==> flow/design.v <==
module debounce(btn,clk,btn_pulse);
    parameter times=5000;
    input btn,clk;
    output reg btn_pulse;
    reg [12:0] N;		     
    always@(posedge clk) begin
        if (btn_pulse) begin
            if (btn==0&&N>0) begin
                N<=N-1;
            end
            else if(btn==0&&N==0) begin
                N<=0;
                btn_pulse<=0;
            end
            else begin
                N<=5000;
            end
        end
        else begin
            if (btn&&N<times) begin
                N<=N+1;
            end
            else if(btn&&N==times) begin
                N<=N;
                btn_pulse<=1;
            end
            else begin
                N<=0;
            end
        end
    end
endmodule
module rand_gen (clk,sw7,out);
    input clk,sw7;
    output reg [6:0] out;
    reg [31:0] state;
    always @(posedge clk) begin
        if (!sw7) begin
            state <= 0;
        end
        else begin
            state <= state * 32'h343fd + 32'h269EC3;
        end
        out <= (state >> 16) & 16'h7fff;
    end
endmodule
module segment (seg_data,seg_led);
    input [3:0] seg_data;
    output [7:0] seg_led;
    reg [7:0] seg_led_r;
    always @(*) begin
        case (seg_data)
            4'd0: seg_led_r = 8'h3f;
            4'd1: seg_led_r = 8'h06;
            4'd2: seg_led_r = 8'h5b;
            4'd3: seg_led_r = 8'h4f;
            4'd4: seg_led_r = 8'h66;
            4'd5: seg_led_r = 8'h6d;
            4'd6: seg_led_r = 8'h7d;
            4'd7: seg_led_r = 8'h07;
            4'd8: seg_led_r = 8'h7f;
            4'd9: seg_led_r = 8'h6f;
            default: seg_led_r = 8'h00;
        endcase
    end
    assign seg_led = seg_led_r;
endmodule
module countdown(clk,countdown_times,leave_times,sw7,game_state,countdown_state);
    input clk,sw7;
    input [1:0] game_state;
    input [4:0] countdown_times;
    output reg [4:0] leave_times;
    output reg [1:0] countdown_state;
    reg [19:0] second;           
    always @(posedge clk) begin
        if (!sw7) begin
            leave_times<=0;
            countdown_state<=0;
            second<=0;
        end
        else begin
            if (game_state==1) begin
                if (countdown_state==0) begin
                    leave_times<=countdown_times;
                    countdown_state<=1;
                end
                else begin
                    if (second==999999) begin
                        if (leave_times>1) begin
                            leave_times<=leave_times-1;
                            second<=0;
                        end
                        else begin
                            countdown_state<=2;
                            leave_times<=0;
                            second<=0;
                        end
                    end
                    else begin
                        second<=second+1;
                    end
                end
            end
            else if (game_state==2) begin
                if(countdown_state==2) begin
                    leave_times<=countdown_times;
                    countdown_state<=3;
                end
                else begin
                    if (second==999999) begin
                        if (leave_times>1) begin
                            leave_times<=leave_times-1;
                            second<=0;
                        end
                        else begin
                            countdown_state<=0;
                            leave_times<=0;
                            second<=0;
                        end
                    end
                    else begin
                        second<=second+1;
                    end
                end
            end
            else begin
                leave_times<=0;
                countdown_state<=0;
                second<=0;
            end
        end
    end
endmodule
module disp(clk,sw7,game_state,leave_times,seg_cat,seg_led,user_defined_cdtime);
    input clk;
    input sw7;
    input [4:0] leave_times;
    input [1:0] game_state;
    input [4:0] user_defined_cdtime;
    output reg [7:0] seg_cat;
    output [7:0] seg_led;
    reg [3:0] num [0:1];     
    always @(posedge clk) begin
        if (!sw7) begin
            num[0]<=15;
            num[1]<=15;
            seg_cat<=8'b11111111;
        end
        else begin
            if(game_state==0) begin
                if (seg_cat==8'b11111111) begin
                    seg_cat<=8'b11111110;
                end
                else begin
                    if (user_defined_cdtime>=30) begin
                        num[1]<=3;
                        num[0]<=0;
                    end
                    else if (user_defined_cdtime>=20) begin
                        num[1]<=2;
                        num[0]<=user_defined_cdtime-20;
                    end
                    else if (user_defined_cdtime>=10) begin
                        num[1]<=1;
                        num[0]<=user_defined_cdtime-10;
                    end
                    else begin
                        num[1]<=0;
                        num[0]<=user_defined_cdtime;
                    end
                    if (seg_cat==8'b11111110) begin
                        seg_cat<=8'b11111101;
                    end
                    else if(seg_cat==8'b11111101) begin
                        seg_cat<=8'b11111110;
                    end
                    else begin
                        seg_cat<=8'b11111111;
                    end
                end
            end
            else if (game_state==1||game_state==2) begin
                if (seg_cat==8'b11111111) begin
                    seg_cat<=8'b11111110;
                end
                else begin
                    if (leave_times-1>=20) begin
                        num[1]<=2;
                        num[0]<=leave_times-21;
                    end
                    else if (leave_times-1>=10) begin
                        num[1]<=1;
                        num[0]<=leave_times-11;
                    end
                    else begin
                        num[1]<=0;
                        num[0]<=leave_times-1;
                    end
                    if (seg_cat==8'b11111110) begin
                        seg_cat<=8'b11111101;
                    end
                    else if(seg_cat==8'b11111101) begin
                        seg_cat<=8'b11111110;
                    end
                    else begin
                        seg_cat<=8'b11111111;
                    end
                end
            end
            else begin
                num[0]<=15;
                num[1]<=15;
                seg_cat<=8'b11111111;
            end
        end
    end
    segment segment1(
                .seg_data(num[seg_cat[0]]),
                .seg_led(seg_led)
            );
endmodule
module music(clk,sw7,buzzer,success,music_state,game_state,leave_times);
    input clk,sw7,success;
    input [4:0] leave_times;
    input [1:0] game_state;
    output reg buzzer;
    output reg [1:0] music_state;
    reg [10:0] per;
    reg [6:0] cnt0;
    reg [16:0] time_cnt;
    reg [11:0] one_cnt;
    reg di;
    localparam
        A2 = 110,
        A2_ = 117,
        B2 = 123,
        C3 = 131,
        C3_ = 139,
        D3 = 147,
        D3_ = 156,
        E3 = 165,
        F3 = 175,
        F3_ = 185,
        G3 = 196,
        G3_ = 208,
        A3 = 220,
        A3_ = 233,
        B3 = 247,
        C4 = 262,
        C4_ = 277,
        D4 = 294,
        D4_ = 311,
        E4 = 330,
        F4 = 349,
        F4_ = 370,
        G4 = 392,
        G4_ = 415,
        A4 = 440,
        A4_ = 466,
        B4 = 494,
        C5 = 522,
        C5_ = 554,
        D5 = 587,
        D5_ = 622,
        E5 = 659,
        F5 = 698,
        F5_ = 740,
        G5 = 784,
        G5_ = 831,
        A5 = 880,
        A5_ = 932,
        B5 = 988,
        C6 = 1047;
    always @(posedge clk) begin
        if (!sw7) begin
            per<=0;
            cnt0<=0;
            time_cnt<=0;
            one_cnt<=0;
            music_state<=0;
            buzzer<=0;
            di<=0;
        end
        else
        if (game_state==2) begin
            if (di==1) begin
                if (one_cnt<958) begin
                    one_cnt<=one_cnt+1;
                end
                else begin
                    one_cnt<=0;
                    buzzer<=!buzzer;
                end
                if (per<=1023) begin
                    if (cnt0<121) begin
                        cnt0<=cnt0+1;
                    end
                    else begin
                        cnt0<=0;
                        per<=per+1;
                    end
                end
                else begin
                    buzzer<=0;
                    one_cnt<=0;
                    per<=0;
                    cnt0<=0;
                    di<=0;
                end
            end
            else begin
                if (one_cnt<15+leave_times*43) begin
                    if(per<999) begin
                        per<=per+1;
                    end
                    else begin
                        per<=0;
                        one_cnt<=one_cnt+1;
                    end
                end
                else begin
                    one_cnt<=0;
                    per<=0;
                    di<=1;
                end
            end
        end
        else if (game_state==3) begin
            if (music_state==0) begin
                music_state<=1;
                one_cnt<=0;
                time_cnt<=0;
                buzzer<=0;
                per<=0;
                cnt0<=0;
            end
            else begin
                if (success==1) begin
                    case (cnt0)
                        0:
                            per=G3;
                        1:
                            per=G3;
                        2:
                            per=G3;
                        3:
                            per=C4;
                        4:
                            per=C4;
                        5:
                            per=E4;
                        6:
                            per=E4;
                        7:
                            per=E4;
                        8:
                            per=G4;
                        9:
                            per=G4;
                        10:
                            per=G4;
                        11:
                            per=C5;
                        12:
                            per=C5;
                        13:
                            per=E5;
                        14:
                            per=E5;
                        15:
                            per=E5;
                        16:
                            per=G5;
                        17:
                            per=G5;
                        18:
                            per=G5;
                        19:
                            per=G5;
                        20:
                            per=G5;
                        21:
                            per=G5;
                        22:
                            per=G5;
                        23:
                            per=G5;
                        24:
                            per=E5;
                        25:
                            per=E5;
                        26:
                            per=E5;
                        27:
                            per=E5;
                        28:
                            per=E5;
                        29:
                            per=E5;
                        30:
                            per=E5;
                        31:
                            per=E5;
                        32:
                            per=G3_;
                        33:
                            per=G3_;
                        34:
                            per=G3_;
                        35:
                            per=C4;
                        36:
                            per=C4;
                        37:
                            per=D4_;
                        38:
                            per=D4_;
                        39:
                            per=D4_;
                        40:
                            per=G4_;
                        41:
                            per=G4_;
                        42:
                            per=G4_;
                        43:
                            per=C5;
                        44:
                            per=C5;
                        45:
                            per=D5_;
                        46:
                            per=D5_;
                        47:
                            per=D5_;
                        48:
                            per=A5_;
                        49:
                            per=A5_;
                        50:
                            per=A5_;
                        51:
                            per=A5_;
                        52:
                            per=A5_;
                        53:
                            per=A5_;
                        54:
                            per=A5_;
                        55:
                            per=A5_;
                        56:
                            per=D5_;
                        57:
                            per=D5_;
                        58:
                            per=D5_;
                        59:
                            per=D5_;
                        60:
                            per=D5_;
                        61:
                            per=D5_;
                        62:
                            per=D5_;
                        63:
                            per=D5_;
                        64:
                            per=A3_;
                        65:
                            per=A3_;
                        66:
                            per=A3_;
                        67:
                            per=D4;
                        68:
                            per=D4;
                        69:
                            per=F4;
                        70:
                            per=F4;
                        71:
                            per=F4;
                        72:
                            per=A4_;
                        73:
                            per=A4_;
                        74:
                            per=A4_;
                        75:
                            per=D5;
                        76:
                            per=D5;
                        77:
                            per=F5;
                        78:
                            per=F5;
                        79:
                            per=F5;
                        80:
                            per=A5_;
                        81:
                            per=A5_;
                        82:
                            per=A5_;
                        83:
                            per=A5_;
                        84:
                            per=A5_;
                        85:
                            per=A5_;
                        86:
                            per=A5_;
                        87:
                            per=A5_;
                        88:
                            per=A5_;
                        89:
                            per=A5_;
                        90:
                            per=A5_;
                        91:
                            per=A5_;
                        92:
                            per=A5_;
                        93:
                            per=A5_;
                        94:
                            per=A5_;
                        95:
                            per=A5_;
                        96:
                            per=C6;
                        97:
                            per=C6;
                        98:
                            per=C6;
                        99:
                            per=C6;
                        100:
                            per=C6;
                        101:
                            per=C6;
                        102:
                            per=C6;
                        103:
                            per=C6;
                        104:
                            per=C6;
                        105:
                            per=C6;
                        106:
                            per=C6;
                        107:
                            per=C6;
                        108:
                            per=C6;
                        109:
                            per=C6;
                        110:
                            per=C6;
                        111:
                            per=C6;
                        default: begin
                            music_state<=2;
                        end
                    endcase
                end
                else begin
                    case (cnt0)
                        0:
                            per=C5;
                        1:
                            per=C5;
                        2:
                            per=C5;
                        3:
                            per=C5;
                        4:
                            per=C5;
                        5:
                            per=G4;
                        6:
                            per=G4;
                        7:
                            per=G4;
                        8:
                            per=G4;
                        9:
                            per=G4;
                        10:
                            per=E4;
                        11:
                            per=E4;
                        12:
                            per=E4;
                        13:
                            per=E4;
                        14:
                            per=A4;
                        15:
                            per=A4;
                        16:
                            per=B4;
                        17:
                            per=B4;
                        18:
                            per=A4;
                        19:
                            per=A4;
                        20:
                            per=G4_;
                        21:
                            per=G4_;
                        22:
                            per=A4_;
                        23:
                            per=A4_;
                        24:
                            per=G4_;
                        25:
                            per=G4_;
                        26:
                            per=E4;
                        27:
                            per=E4;
                        28:
                            per=D4;
                        29:
                            per=D4;
                        30:
                            per=E4;
                        31:
                            per=E4;
                        32:
                            per=E4;
                        33:
                            per=E4;
                        34:
                            per=E4;
                        35:
                            per=E4;
                        36:
                            per=E4;
                        37:
                            per=E4;
                        default: begin
                            music_state<=2;
                        end
                    endcase
                end
                if (time_cnt<=120000-success*60000-1) begin
                    time_cnt<=time_cnt+1;
                    if(one_cnt*per<=500000) begin
                        one_cnt<=one_cnt+1;
                    end
                    else begin
                        one_cnt<=0;
                        buzzer<=!buzzer;
                    end
                end
                else begin
                    buzzer<=0;
                    time_cnt<=0;
                    cnt0<=cnt0+1;
                    one_cnt<=0;
                end
            end
        end
        else begin
            music_state<=0;
            buzzer<=0;
            per<=0;
            cnt0<=0;
            time_cnt<=0;
            one_cnt<=0;
        end
    end
endmodule
module cartoon (sw7,game_state,clk,green,red,row,leave_times,success);
    input [1:0] game_state;
    input success;
    input clk,sw7;
    input [4:0] leave_times;
    output [7:0] green,red;
    output reg [7:0] row;
    reg [7:0] red_cartoon [7:0];     
    reg [7:0] green_cartoon [7:0];   
    wire [7:0] scan [7:0];           
    reg [2:0] cnt;                   
    reg [20:0] times;                
    assign scan[0]=8'b11111110;
    assign scan[1]=8'b11111101;
    assign scan[2]=8'b11111011;
    assign scan[3]=8'b11110111;
    assign scan[4]=8'b11101111;
    assign scan[5]=8'b11011111;
    assign scan[6]=8'b10111111;
    assign scan[7]=8'b01111111;
    always @(posedge clk) begin
        if (!sw7) begin
            cnt<=0;
            row<=scan[0];
        end
        else begin
            cnt<=cnt+3'd1;
            row<=scan[cnt+3'd1];
        end
    end
    always @(posedge clk) begin
        if (!sw7) begin
            times<=0;
            red_cartoon[0]<=8'b00000000;
            red_cartoon[1]<=8'b00000000;
            red_cartoon[2]<=8'b00000000;
            red_cartoon[3]<=8'b00000000;
            red_cartoon[4]<=8'b00000000;
            red_cartoon[5]<=8'b00000000;
            red_cartoon[6]<=8'b00000000;
            red_cartoon[7]<=8'b00000000;
            green_cartoon[0]<=8'b00000000;
            green_cartoon[1]<=8'b00000000;
            green_cartoon[2]<=8'b00000000;
            green_cartoon[3]<=8'b00000000;
            green_cartoon[4]<=8'b00000000;
            green_cartoon[5]<=8'b00000000;
            green_cartoon[6]<=8'b00000000;
            green_cartoon[7]<=8'b00000000;
        end
        else begin 
            if (game_state==0) begin
                red_cartoon[0]<=8'b00011000;
                red_cartoon[1]<=8'b00011000;
                red_cartoon[2]<=8'b00011000;
                red_cartoon[3]<=8'b00011000;
                red_cartoon[4]<=8'b00011000;
                red_cartoon[5]<=8'b00100100;
                red_cartoon[6]<=8'b00100100;
                red_cartoon[7]<=8'b00011000;
                green_cartoon[0]<=8'b00011000;
                green_cartoon[1]<=8'b00011000;
                green_cartoon[2]<=8'b00011000;
                green_cartoon[3]<=8'b00011000;
                green_cartoon[4]<=8'b00000000;
                green_cartoon[5]<=8'b00000000;
                green_cartoon[6]<=8'b00000000;
                green_cartoon[7]<=8'b00000000;
            end
            else if (game_state==1) begin
                red_cartoon[0]<=8'b00011000;
                red_cartoon[1]<=8'b00011000;
                red_cartoon[2]<=8'b00011000;
                red_cartoon[3]<=8'b00011000;
                red_cartoon[4]<=8'b00011000;
                red_cartoon[5]<=8'b00100100;
                red_cartoon[6]<=8'b00100100;
                red_cartoon[7]<=8'b00011000;
                green_cartoon[0]<=8'b00011000;
                green_cartoon[1]<=8'b00011000;
                green_cartoon[2]<=8'b00011000;
                green_cartoon[3]<=8'b00011000;
                green_cartoon[4]<=8'b00000000;
                green_cartoon[5]<=8'b00000000;
                green_cartoon[6]<=8'b00000000;
                green_cartoon[7]<=8'b00000000;
            end
            else if (game_state==2) begin
                if (leave_times-1>=15) begin
                    red_cartoon[0]<=8'b00011000;
                    red_cartoon[1]<=8'b00011000;
                    red_cartoon[2]<=8'b00011000;
                    red_cartoon[3]<=8'b00011000;
                    red_cartoon[4]<=8'b00011000;
                    red_cartoon[5]<=8'b00100100;
                    red_cartoon[6]<=8'b00100100;
                    red_cartoon[7]<=8'b00011000;
                    green_cartoon[0]<=8'b00011000;
                    green_cartoon[1]<=8'b00011000;
                    green_cartoon[2]<=8'b00011000;
                    green_cartoon[3]<=8'b00011000;
                    green_cartoon[4]<=8'b00000000;
                    green_cartoon[5]<=8'b00000000;
                    green_cartoon[6]<=8'b00000000;
                    green_cartoon[7]<=8'b00000000;
                end
                else if (leave_times-1>=10) begin
                    red_cartoon[0]<=8'b00000000;
                    green_cartoon[0]<=8'b00000000;
                end
                else if(leave_times-1>=5) begin
                    red_cartoon[1]<=8'b00000000;
                    green_cartoon[1]<=8'b00000000;
                end
                else if (leave_times-1>0) begin
                    red_cartoon[2]<=8'b00000000;
                    green_cartoon[2]<=8'b00000000;
                end
                else begin
                    red_cartoon[3]<=8'b00000000;
                    green_cartoon[3]<=8'b00000000;
                end
                times<=0;
            end
            else if(game_state==3) begin
                green_cartoon[0]<=8'b00000000;
                green_cartoon[1]<=8'b00000000;
                green_cartoon[2]<=8'b00000000;
                green_cartoon[3]<=8'b00000000;
                green_cartoon[4]<=8'b00000000;
                green_cartoon[5]<=8'b00000000;
                green_cartoon[6]<=8'b00000000;
                green_cartoon[7]<=8'b00000000;
                if (success==1) begin
                    times<=times+1;
                    if (times<=100000) begin
                        red_cartoon[0]<=8'b00000000;
                        red_cartoon[1]<=8'b01100110;
                        red_cartoon[2]<=8'b00000000;
                        red_cartoon[3]<=8'b00000000;
                        red_cartoon[4]<=8'b00000000;
                        red_cartoon[5]<=8'b00000000;
                        red_cartoon[6]<=8'b00000000;
                        red_cartoon[7]<=8'b00000000;
                    end
                    else if(times<=200000) begin
                        red_cartoon[2]<=8'b11111111;
                    end
                    else if(times<=300000) begin
                        red_cartoon[3]<=8'b11111111;
                    end
                    else if(times<=400000) begin
                        red_cartoon[1]<=8'b00000000;
                        red_cartoon[4]<=8'b11111111;
                    end
                    else if (times<=500000) begin
                        red_cartoon[2]<=8'b00000000;
                        red_cartoon[5]<=8'b01111110;
                    end
                    else if(times<=600000) begin
                        red_cartoon[3]<=8'b00000000;
                        red_cartoon[6]<=8'b00111100;
                    end
                    else if(times<=700000) begin
                        red_cartoon[4]<=8'b00000000;
                        red_cartoon[7]<=8'b00011000;
                    end
                    else if (times<=800000) begin
                        red_cartoon[5]<=8'b00000000;
                    end
                    else if(times<=900000) begin
                        red_cartoon[6]<=8'b00000000;
                    end
                    else if(times<=1000000) begin
                        red_cartoon[7]<=8'b00000000;
                    end
                    else if(times<=1250000) begin
                        red_cartoon[0]<=8'b00000000;
                        red_cartoon[1]<=8'b01100110;
                        red_cartoon[2]<=8'b11111111;
                        red_cartoon[3]<=8'b11111111;
                        red_cartoon[4]<=8'b11111111;
                        red_cartoon[5]<=8'b01111110;
                        red_cartoon[6]<=8'b00111100;
                        red_cartoon[7]<=8'b00011000;
                    end
                    else if(times<=1500000) begin
                        red_cartoon[0]<=8'b00000000;
                        red_cartoon[1]<=8'b00000000;
                        red_cartoon[2]<=8'b00000000;
                        red_cartoon[3]<=8'b00000000;
                        red_cartoon[4]<=8'b00000000;
                        red_cartoon[5]<=8'b00000000;
                        red_cartoon[6]<=8'b00000000;
                        red_cartoon[7]<=8'b00000000;
                    end
                    else if(times<=1750000) begin
                        red_cartoon[0]<=8'b00000000;
                        red_cartoon[1]<=8'b01100110;
                        red_cartoon[2]<=8'b11111111;
                        red_cartoon[3]<=8'b11111111;
                        red_cartoon[4]<=8'b11111111;
                        red_cartoon[5]<=8'b01111110;
                        red_cartoon[6]<=8'b00111100;
                        red_cartoon[7]<=8'b00011000;
                    end
                    else if(times<=2000000) begin
                        red_cartoon[0]<=8'b00000000;
                        red_cartoon[1]<=8'b00000000;
                        red_cartoon[2]<=8'b00000000;
                        red_cartoon[3]<=8'b00000000;
                        red_cartoon[4]<=8'b00000000;
                        red_cartoon[5]<=8'b00000000;
                        red_cartoon[6]<=8'b00000000;
                        red_cartoon[7]<=8'b00000000;
                    end
                    else begin
                        times<=0;
                    end
                end
                else begin
                    if (times<=500000) begin
                        times<=times+1;
                        red_cartoon[0]<=8'b00000000;
                        red_cartoon[1]<=8'b01000000;
                        red_cartoon[2]<=8'b11110111;
                        red_cartoon[3]<=8'b01010101;
                        red_cartoon[4]<=8'b01010101;
                        red_cartoon[5]<=8'b01010101;
                        red_cartoon[6]<=8'b01010111;
                        red_cartoon[7]<=8'b00000000;
                    end
                    else if(times<=1000000) begin
                        times<=times+1;
                        red_cartoon[0]<=8'b00000000;
                        red_cartoon[1]<=8'b11000100;
                        red_cartoon[2]<=8'b00000100;
                        red_cartoon[3]<=8'b11011111;
                        red_cartoon[4]<=8'b00010101;
                        red_cartoon[5]<=8'b00011111;
                        red_cartoon[6]<=8'b01010101;
                        red_cartoon[7]<=8'b10011111;
                    end
                    else begin
                        times<=0;
                    end
                end
            end
        end
    end
    assign red=red_cartoon[cnt];
    assign green=green_cartoon[cnt];
endmodule
module boom_pro(sw7,start,clk,led,seg,sw_input,row,seg_cat,btn6,buzzer,green,red);
    input sw7,start,clk,btn6;        
    input [6:0] sw_input;            
    output buzzer;                   
    output [7:0] row,red,green;      
    output [7:0] seg_cat;            
    output [7:0] seg;                
    output reg [6:0] led;            
    reg [1:0] ps_input_times;        
    reg success;                     
    reg [6:0] password;              
    reg [1:0] game_state;            
    reg [4:0] countdown_times;       
    reg [4:0] user_defined_cdtime;   
    reg btn6_before;                 
    wire [4:0] leave_times;          
    wire [1:0] music_state;          
    wire [1:0] countdown_state;      
    wire [6:0] changing_pw;          
    wire btn6_pulse;                 
    wire start_pulse;                
    always @(posedge clk) begin
        if (!sw7) begin
            btn6_before<=0;
            user_defined_cdtime<=0;
            ps_input_times<=0;
            led<=0;
            success<=0;
            game_state<=0;
            password<=0;
            countdown_times<=0;
            user_defined_cdtime<=0;
        end
        else begin
            if (game_state==0) begin
                if (start_pulse) begin
                    success<=0;
                    btn6_before<=0;
                    game_state<=1;
                    countdown_times<=5;
                    password<=changing_pw;
                end
                if (sw_input[6]==1) begin
                    if (sw_input[4:0]>30) begin
                        user_defined_cdtime<=30;
                    end
                    else begin
                        user_defined_cdtime<=sw_input[4:0];
                    end
                end
                else begin
                    user_defined_cdtime<=20;
                end
            end
            else if (game_state==1) begin
                led<=password;
                if (countdown_state==2&&leave_times==0) begin
                    countdown_times<=user_defined_cdtime;
                    game_state<=2;
                    led<=0;
                end
            end
            else if (game_state==2) begin
                led<=sw_input;
                if (ps_input_times<2) begin
                    if (btn6_pulse==1&&btn6_before==0) begin
                        if (sw_input==password) begin
                            game_state<=3;
                            success<=1;
                            led<=0;
                        end
                        else begin
                            ps_input_times<=ps_input_times+1;
                        end
                    end
                    if (countdown_state==0&&leave_times==0) begin
                        game_state<=3;
                        success<=0;
                        led<=0;
                    end
                end
                else begin
                    game_state<=3;
                    success<=0;
                    led<=0;
                end
                btn6_before<=btn6_pulse;
            end
            else if (game_state==3) begin
                if (music_state==2) begin
                    game_state<=0;
                    success<=0;
                    password<=0;
                    countdown_times<=0;
                    ps_input_times<=0;
                end
            end
        end
    end
    debounce debounce1(
                 .btn(start),
                 .clk(clk),
                 .btn_pulse(start_pulse));
    debounce debounce2(
                 .btn(btn6),
                 .clk(clk),
                 .btn_pulse(btn6_pulse));
    rand_gen rand1(
             .clk(clk),
             .sw7(sw7),
             .out(changing_pw));
    disp disp1(
             .clk(clk),
             .sw7(sw7),
             .leave_times(leave_times),
             .user_defined_cdtime(user_defined_cdtime),
             .game_state (game_state),
             .seg_cat(seg_cat),
             .seg_led(seg));
    countdown countdown1(
                  .clk(clk),
                  .sw7(sw7),
                  .game_state(game_state),
                  .countdown_times(countdown_times),
                  .leave_times(leave_times),
                  .countdown_state(countdown_state));
    music music1(
              .clk(clk),
              .sw7(sw7),
              .success(success),
              .game_state(game_state),
              .leave_times(leave_times),
              .buzzer(buzzer),
              .music_state(music_state));
    cartoon cartoon1(
                .game_state(game_state),
                .success(success),
                .clk(clk),
                .sw7(sw7),
                .leave_times(leave_times),
                .green(green),
                .red(red),
                .row(row)
            );
endmodule
# --- From RTL to reports: boom_pro ---
# The steps from the RTL of boom_pro to its reports follow in flow order.
# Lines are those of the file above, counted from 1.
# Operators: Yosys type, input widths -> output width; for muxes data width and select width s.
setup:
  design: "boom_pro"
  clock_port: "clk"
  library: "sky130hd"
  pvt_corner: "tt_025C_1v80"

# --- After elaboration ---
# Source: Yosys, flattened and elaborated. Widths are those after wreduce. Registers that Yosys merges into a memory's read port (data or address) are not register bits. Print and check cells do not count. Equal cells are merged and count once.
# Yosys's memory passes give these memory sizes; they may raise the number of words (mostly to a power of two), join words into wider ones and drop unused or constant bits.
bits:
  regBits: 327
  rom_bits: 112
  mem_count: 1
  in_bits: 11
  output_inout_bits: 48
classes:
  add_sub_neg: 21
  n_mul: 4
  cmp: 36
  equal: 261
  n_mux: 364
  bitwise: 8
  reduce_logical: 108
mem_list:
  columns: ["memory", "size", "width", "read_ports", "write_ports", "line_no", "text"]
  rows:
  - ["(name not given)", 16, 7, 1, 0, 52, "case (seg_data)"]
op_table:
  columns: ["cell", "count"]
  rows:
  - ["$mux 8", 158]
  - ["$mul 32x18->32 const B", 1]
  - ["$mux 21", 19]
  - ["$eq 7x7->1 const B", 48]
  - ["$mul 12x11->23", 1]
  - ["$eq 7x6->1 const B", 32]
  - ["$pmux 11 s19", 1]
  - ["$mux 5", 35]
  - ["$ne 6x2->1 const B", 24]
  - ["$mux 11", 13]
  - ["$mux 7", 20]
  - ["$mux 13", 10]
  - ["$pmux 8 s8", 2]
  - ["$ne 8x2->1 const B", 15]
  - ["$mux 12", 10]
  - ["$reduce_or 112->1", 1]
  - ["$ne 7x2->1 const B", 16]
  - ["$eq 7x5->1 const B", 16]
  - ["$le 21x20->1 const B", 5]
  - ["$reduce_and 13->1", 8]
  - ["$mux 20", 5]
  - ["$reduce_and 11->1", 8]
  - ["$pmux 11 s8", 1]
  - ["$le 21x21->1 const B", 4]
  - ["$ne 5x2->1 const B", 16]
  - ["$ge 32x4->1 const B", 2]
  - ["$mux 4", 16]
  - ["$le 21x19->1 const B", 3]
# Other operator kinds: 99; their cells: 312.

# --- Logic depth ---
# Yosys ltp: most cells in a row. Word level: on the elaborated netlist, between registers, memories and ports. Mapped: between sequential cells and ports; inverters and the memories' decode and read muxes count.
depth:
  ltp_word: 20
  abc_area: 0
  depth_mapped: 35

# --- Mapped cells and area ---
# Yosys stat after the flow's synthesis: flattened, memories mapped to cells. It holds for the ABC_AREA given above (unset counts as 0); a run with the other value may have another netlist.
synth_totals:
  mapped_cells: 3026
  synth_area_um2: 25285.5
  ff_cells: 250
by_type:
  columns: ["cell_type", "count", "area_total_um2"]
  rows:
  - ["sky130_fd_sc_hd__dfxtp_1", 224, 4.48E+03]
  - ["sky130_fd_sc_hd__fa_1", 203, 4.06E+03]
  - ["sky130_fd_sc_hd__ha_1", 234, 2.93E+03]
  - ["sky130_fd_sc_hd__nand2_1", 285, 1.07E+03]
  - ["sky130_fd_sc_hd__inv_1", 268, 1.01E+03]
  - ["sky130_fd_sc_hd__a21oi_1", 183, 915.878]
  - ["sky130_fd_sc_hd__nor2_1", 228, 855.821]
  - ["sky130_fd_sc_hd__edfxtp_1", 26, 780.749]
  - ["sky130_fd_sc_hd__o21ai_0", 132, 660.634]
  - ["sky130_fd_sc_hd__xnor2_1", 63, 551.779]
  - ["sky130_fd_sc_hd__nand3_1", 108, 540.518]
  - ["sky130_fd_sc_hd__and2_1", 86, 538.016]
  - ["sky130_fd_sc_hd__xor2_1", 61, 534.262]
  - ["sky130_fd_sc_hd__clkbuf_1", 130, 487.968]
  - ["sky130_fd_sc_hd__nor3_1", 82, 410.394]
  - ["sky130_fd_sc_hd__and3_1", 42, 262.752]
  - ["sky130_fd_sc_hd__mux2i_1", 25, 250.24]
  - ["sky130_fd_sc_hd__a211oi_1", 31, 232.723]
# Not listed: further types 87, cells in them 615.
# By module: a second synthesis without flattening, with its own total; a netlist apart from the flattened one above.
unflattened:
  hier_cells: 3332
  hier_area_um2: 27747.9
# Rows give one instance, submodules left out.
by_module:
  columns: ["module", "n_inst", "cells", "mod_area_um2", "seq_area_um2"]
  rows:
  - ["music", 1, 1197, 9547.9, 1021.0]
  - ["rand_gen", 1, 600, 5801.8, 600.6]
  - ["cartoon", 1, 729, 5507.8, 1401.3]
  - ["debounce", 2, 126, 1214.9, 410.4]
  - ["boom_pro", 1, 178, 1507.7, 600.6]
  - ["countdown", 1, 169, 1495.2, 540.5]
  - ["disp", 1, 177, 1227.4, 180.2]
  - ["segment", 1, 30, 230.2, 0.0]

# --- Worst setup path after synthesis ---
# OpenSTA on the mapped netlist: ideal clock, no wires. The path of least setup slack (recovery checks aside). Input and output delay are each 20% of the period. Register names are those of the netlist, which keeps one name where synthesis merged equal registers.
synth_path:
  kind: "register to register"
  startpoint: "reg music1.cnt0[0]"
  endpoint: "reg music1.one_cnt[10]"
  clock_period_ns: 20.0
  setup_ns: 0.132
  launch_ns: 0.000
  arrival_ns: 7.941
  t_required_ns: 19.868
  slack_ns: 11.927
  path_delay_ns: 8.073
  path_stages: 32
  path_buffers: 4
  synth_period_reached_ns: 8.073
# "path_delay_ns" = arrival - input delay + setup time.
# "path_stages" counts driving pins, that of a launching flip-flop among them; a cell with two outputs on the path counts twice.
# "synth_period_reached_ns" is the clock period less the worst setup slack; recovery checks do not enter. This is arithmetic on one report: input and output delays are still those of the set period (20% each).
# The rows between start and end are the longest chain of elaborated cells between them; the timing report does not say that the signal goes this way. Where chains are equally long, one stands for them.
# Each line given opens the expression or statement behind the cell; cells for indexed reads and writes are added by Yosys, which also makes memories of some case tables.
# At most two assigning lines are given for a register; there are more.
synth_between:
  cell_sequence: "sky130_fd_sc_hd__dfxtp_1 sky130_fd_sc_hd__inv_1 sky130_fd_sc_hd__ha_1 sky130_fd_sc_hd__or4_1 sky130_fd_sc_hd__o211a_1 sky130_fd_sc_hd__or4_4 sky130_fd_sc_hd__and4b_1 sky130_fd_sc_hd__and2_1 sky130_fd_sc_hd__buf_4 sky130_fd_sc_hd__mux2i_1 sky130_fd_sc_hd__a21oi_1 sky130_fd_sc_hd__buf_2 sky130_fd_sc_hd__and2_1 sky130_fd_sc_hd__fa_1 sky130_fd_sc_hd__fa_1 sky130_fd_sc_hd__fa_1 sky130_fd_sc_hd__fa_1 sky130_fd_sc_hd__inv_1 sky130_fd_sc_hd__fa_1 sky130_fd_sc_hd__inv_1 sky130_fd_sc_hd__ha_1 sky130_fd_sc_hd__clkbuf_1 sky130_fd_sc_hd__o21ai_0 sky130_fd_sc_hd__o21ai_0 sky130_fd_sc_hd__nor4b_1 sky130_fd_sc_hd__o211ai_1 sky130_fd_sc_hd__a2111oi_0 sky130_fd_sc_hd__and3_1 sky130_fd_sc_hd__o2111ai_2 sky130_fd_sc_hd__a31oi_4 sky130_fd_sc_hd__buf_6 sky130_fd_sc_hd__nor3_1"
  elab_chain_len: 15
  cells_between: 153
synth_rtl:
  columns: ["item", "line_no", "text"]
  rows:
  - ["from (decl)", 229, "reg [6:0] cnt0;"]
  - ["from (assign)", 296, "cnt0<=cnt0+1;"]
  - ["from (assign)", 665, "cnt0<=cnt0+1;"]
  - ["$eq 7x4->1", 570, "case (cnt0)"]
  - ["$reduce_or 14->1", null, null]
  - ["$pmux 11 s8", 570, null]
  - ["$mux 11", 338, "if (success==1) begin"]
  - ["$mux 11", 329, "if (music_state==0) begin"]
  - ["$mux 11", 328, "else if (game_state==3) begin"]
  - ["$mux 11", 285, "if (game_state==2) begin"]
  - ["$mux 11", 275, "if (!sw7) begin"]
  - ["$mul 12x11->23", 654, "if(one_cnt*per<=500000) begin"]
  - ["$le 32x19->1", 654, null]
  - ["$mux 12", 654, null]
  - ["$mux 12", 652, "if (time_cnt<=120000-success*60000-1) begin"]
  - ["$mux 12", 329, null]
  - ["$mux 12", 328, null]
  - ["$mux 12", 285, null]
  - ["to (assign)", 288, "one_cnt<=one_cnt+1;"]
  - ["to (assign)", 318, "one_cnt<=one_cnt+1;"]
  - ["to (decl)", 231, "reg [11:0] one_cnt;"]

# --- Worst path after layout ---
# From the final timing report of run 1: the path of least setup slack in the routed layout; clock arrival at registers is part of the times.
layout_path:
  kind: "register to register"
  startpoint: "reg music1.cnt0[0]"
  endpoint: "reg music1.one_cnt[10]"
  clock_period_ns: 20.0
  setup_ns: 0.15
  launch_ns: 0.60
  arrival_ns: 10.79
  t_required_ns: 20.43
  slack_ns: 9.64
  path_stages: 33
  path_buffers: 5
# The rows between start and end are the longest chain of elaborated cells between them; the timing report does not say that the signal goes this way. Where chains are equally long, one stands for them.
# At most two assigning lines are given for a register; there are more.
layout_between:
  cell_sequence: "sky130_fd_sc_hd__dfxtp_1 sky130_fd_sc_hd__inv_1 sky130_fd_sc_hd__ha_1 sky130_fd_sc_hd__clkbuf_1 sky130_fd_sc_hd__nor3_1 sky130_fd_sc_hd__nor4_1 sky130_fd_sc_hd__or4_4 sky130_fd_sc_hd__and4b_1 sky130_fd_sc_hd__and2_1 sky130_fd_sc_hd__buf_4 sky130_fd_sc_hd__mux2i_1 sky130_fd_sc_hd__o21ai_1 sky130_fd_sc_hd__buf_2 sky130_fd_sc_hd__and2_1 sky130_fd_sc_hd__fa_1 sky130_fd_sc_hd__fa_1 sky130_fd_sc_hd__fa_1 sky130_fd_sc_hd__fa_1 sky130_fd_sc_hd__inv_1 sky130_fd_sc_hd__fa_1 sky130_fd_sc_hd__inv_1 sky130_fd_sc_hd__ha_1 sky130_fd_sc_hd__clkbuf_1 sky130_fd_sc_hd__o21ai_0 sky130_fd_sc_hd__o21ai_0 sky130_fd_sc_hd__nor4b_1 sky130_fd_sc_hd__o211ai_1 sky130_fd_sc_hd__a2111oi_0 sky130_fd_sc_hd__and3_1 sky130_fd_sc_hd__o2111ai_2 sky130_fd_sc_hd__a31oi_4 sky130_fd_sc_hd__buf_6 sky130_fd_sc_hd__nor3_1"
  elab_chain_len: 15
  cells_between: 153
layout_rtl:
  columns: ["item", "line_no", "text"]
  rows:
  - ["from (decl)", 229, "reg [6:0] cnt0;"]
  - ["from (assign)", 296, "cnt0<=cnt0+1;"]
  - ["from (assign)", 665, "cnt0<=cnt0+1;"]
  - ["$eq 7x4->1", 570, "case (cnt0)"]
  - ["$reduce_or 14->1", null, null]
  - ["$pmux 11 s8", 570, null]
  - ["$mux 11", 338, "if (success==1) begin"]
  - ["$mux 11", 329, "if (music_state==0) begin"]
  - ["$mux 11", 328, "else if (game_state==3) begin"]
  - ["$mux 11", 285, "if (game_state==2) begin"]
  - ["$mux 11", 275, "if (!sw7) begin"]
  - ["$mul 12x11->23", 654, "if(one_cnt*per<=500000) begin"]
  - ["$le 32x19->1", 654, null]
  - ["$mux 12", 654, null]
  - ["$mux 12", 652, "if (time_cnt<=120000-success*60000-1) begin"]
  - ["$mux 12", 329, null]
  - ["$mux 12", 328, null]
  - ["$mux 12", 285, null]
  - ["to (assign)", 288, "one_cnt<=one_cnt+1;"]
  - ["to (assign)", 318, "one_cnt<=one_cnt+1;"]
  - ["to (decl)", 231, "reg [11:0] one_cnt;"]

FLOW RESULTS
============

Settings and measured results of 3 stored flow runs for module boom_pro (sky130hd), not sorted in any way. The constraints put input and output delay at 20% of the set period each and load the outputs with 0.01 pF.
"achieved_clock_period_ns" = clock period - worst setup slack. The figure is calculated, with input and output delays left at 20% of the set period.
"worst_setup_path_time_ns" means the part of the period allowed to the worst setup path (the constraints hold back 20% at inputs and 20% at outputs) less its slack; where the path has registers, the arrival times of their clocks count too.

--- run 1 ---
==> flow/run.sh <==
#!/bin/bash
# the make line also repeats the synthesis and layout settings of config.mk as NAME=value (left out here)
make -C /OpenROAD-flow-scripts/flow DESIGN_CONFIG=/design/flow/config.mk WORK_HOME=/design/flow/orfs CLKGATE_MAP_FILE= finish
==> flow/config.mk <==
export PLATFORM = sky130hd
export DESIGN_NAME = boom_pro
export DESIGN_NICKNAME = boom_pro
export VERILOG_FILES = /design/flow/design.v
export SDC_FILE = /design/flow/constraint.sdc
export NUM_CORES = 4
export LEC_CHECK = 0
export ABC_AREA = 0
export CAP_MARGIN = 30
export CELL_PAD_IN_SITES_DETAIL_PLACEMENT = 0
export CORE_MARGIN = 2
export CORE_UTILIZATION = 40
export CTS_CLUSTER_DIAMETER = 214
export GPL_TIMING_DRIVEN = 0
export HOLD_SLACK_MARGIN = 0.19
export MIN_ROUTING_LAYER = met2
export PLACE_DENSITY_LB_ADDON = 0.3
export SETUP_SLACK_MARGIN = 4.15
export SLEW_MARGIN = 20
export TNS_END_PERCENT = 15
==> flow/constraint.sdc <==
create_clock -name core_clock -period 20.0 [get_ports {clk}]
set_input_delay 4.0000 -clock core_clock [delete_from_list [all_inputs] [get_ports {clk}]]
set_output_delay 4.0000 -clock core_clock [all_outputs]
set_load 0.01 [all_outputs]

==> results, as YAML <==
results:
  achieved_clock_period_ns: 10.357
  total_die_area_um2: 65241.9
  fin_util_frac: 0.443
  synth_chip_area_um2: 25285.5
  worst_setup_path_time_ns: 10.36
  worst_setup_path_type: "register to register"
  final_hold_ws_ns: 0.371
  setup_worst_slack_ns: 9.643

--- run 2 ---
==> flow/run.sh <==
#!/bin/bash
# the make line also repeats the synthesis and layout settings of config.mk as NAME=value (left out here)
make -C /OpenROAD-flow-scripts/flow DESIGN_CONFIG=/design/flow/config.mk WORK_HOME=/design/flow/orfs CLKGATE_MAP_FILE= finish
==> flow/config.mk <==
export PLATFORM = sky130hd
export DESIGN_NAME = boom_pro
export DESIGN_NICKNAME = boom_pro
export VERILOG_FILES = /design/flow/design.v
export SDC_FILE = /design/flow/constraint.sdc
export NUM_CORES = 4
export LEC_CHECK = 0
export CAP_MARGIN = 20
export CORE_MARGIN = 2
export CORE_UTILIZATION = 40
export SLEW_MARGIN = 20
==> flow/constraint.sdc <==
create_clock -name core_clock -period 20.0 [get_ports {clk}]
set_input_delay 4.0000 -clock core_clock [delete_from_list [all_inputs] [get_ports {clk}]]
set_output_delay 4.0000 -clock core_clock [all_outputs]
set_load 0.01 [all_outputs]

==> results, as YAML <==
results:
  achieved_clock_period_ns: 9.674
  total_die_area_um2: 65241.9
  fin_util_frac: 0.438
  synth_chip_area_um2: 25285.5
  worst_setup_path_time_ns: 9.67
  worst_setup_path_type: "register to register"
  final_hold_ws_ns: 0.373
  setup_worst_slack_ns: 10.326

--- run 3 ---
==> flow/run.sh <==
#!/bin/bash
# the make line also repeats the synthesis and layout settings of config.mk as NAME=value (left out here)
make -C /OpenROAD-flow-scripts/flow DESIGN_CONFIG=/design/flow/config.mk WORK_HOME=/design/flow/orfs CLKGATE_MAP_FILE= finish
==> flow/config.mk <==
export PLATFORM = sky130hd
export DESIGN_NAME = boom_pro
export DESIGN_NICKNAME = boom_pro
export VERILOG_FILES = /design/flow/design.v
export SDC_FILE = /design/flow/constraint.sdc
export NUM_CORES = 4
export LEC_CHECK = 0
export ABC_AREA = 0
export CAP_MARGIN = 10
export CELL_PAD_IN_SITES_DETAIL_PLACEMENT = 2
export CELL_PAD_IN_SITES_GLOBAL_PLACEMENT = 3
export CORE_ASPECT_RATIO = 1.48
export CORE_MARGIN = 2
export CORE_UTILIZATION = 59
export CTS_CLUSTER_DIAMETER = 55
export CTS_CLUSTER_SIZE = 20
export GPL_TIMING_DRIVEN = 1
export HOLD_SLACK_MARGIN = 0.19
export MAX_ROUTING_LAYER = met4
export MIN_ROUTING_LAYER = met2
export SETUP_SLACK_MARGIN = -0.55
export SLEW_MARGIN = 30
export TNS_END_PERCENT = 100
==> flow/constraint.sdc <==
create_clock -name core_clock -period 5.95 [get_ports {clk}]
set_input_delay 1.1900 -clock core_clock [delete_from_list [all_inputs] [get_ports {clk}]]
set_output_delay 1.1900 -clock core_clock [all_outputs]
set_load 0.01 [all_outputs]

==> results, as YAML <==
outcome: "did not finish, placement stopped with GPL-0301"
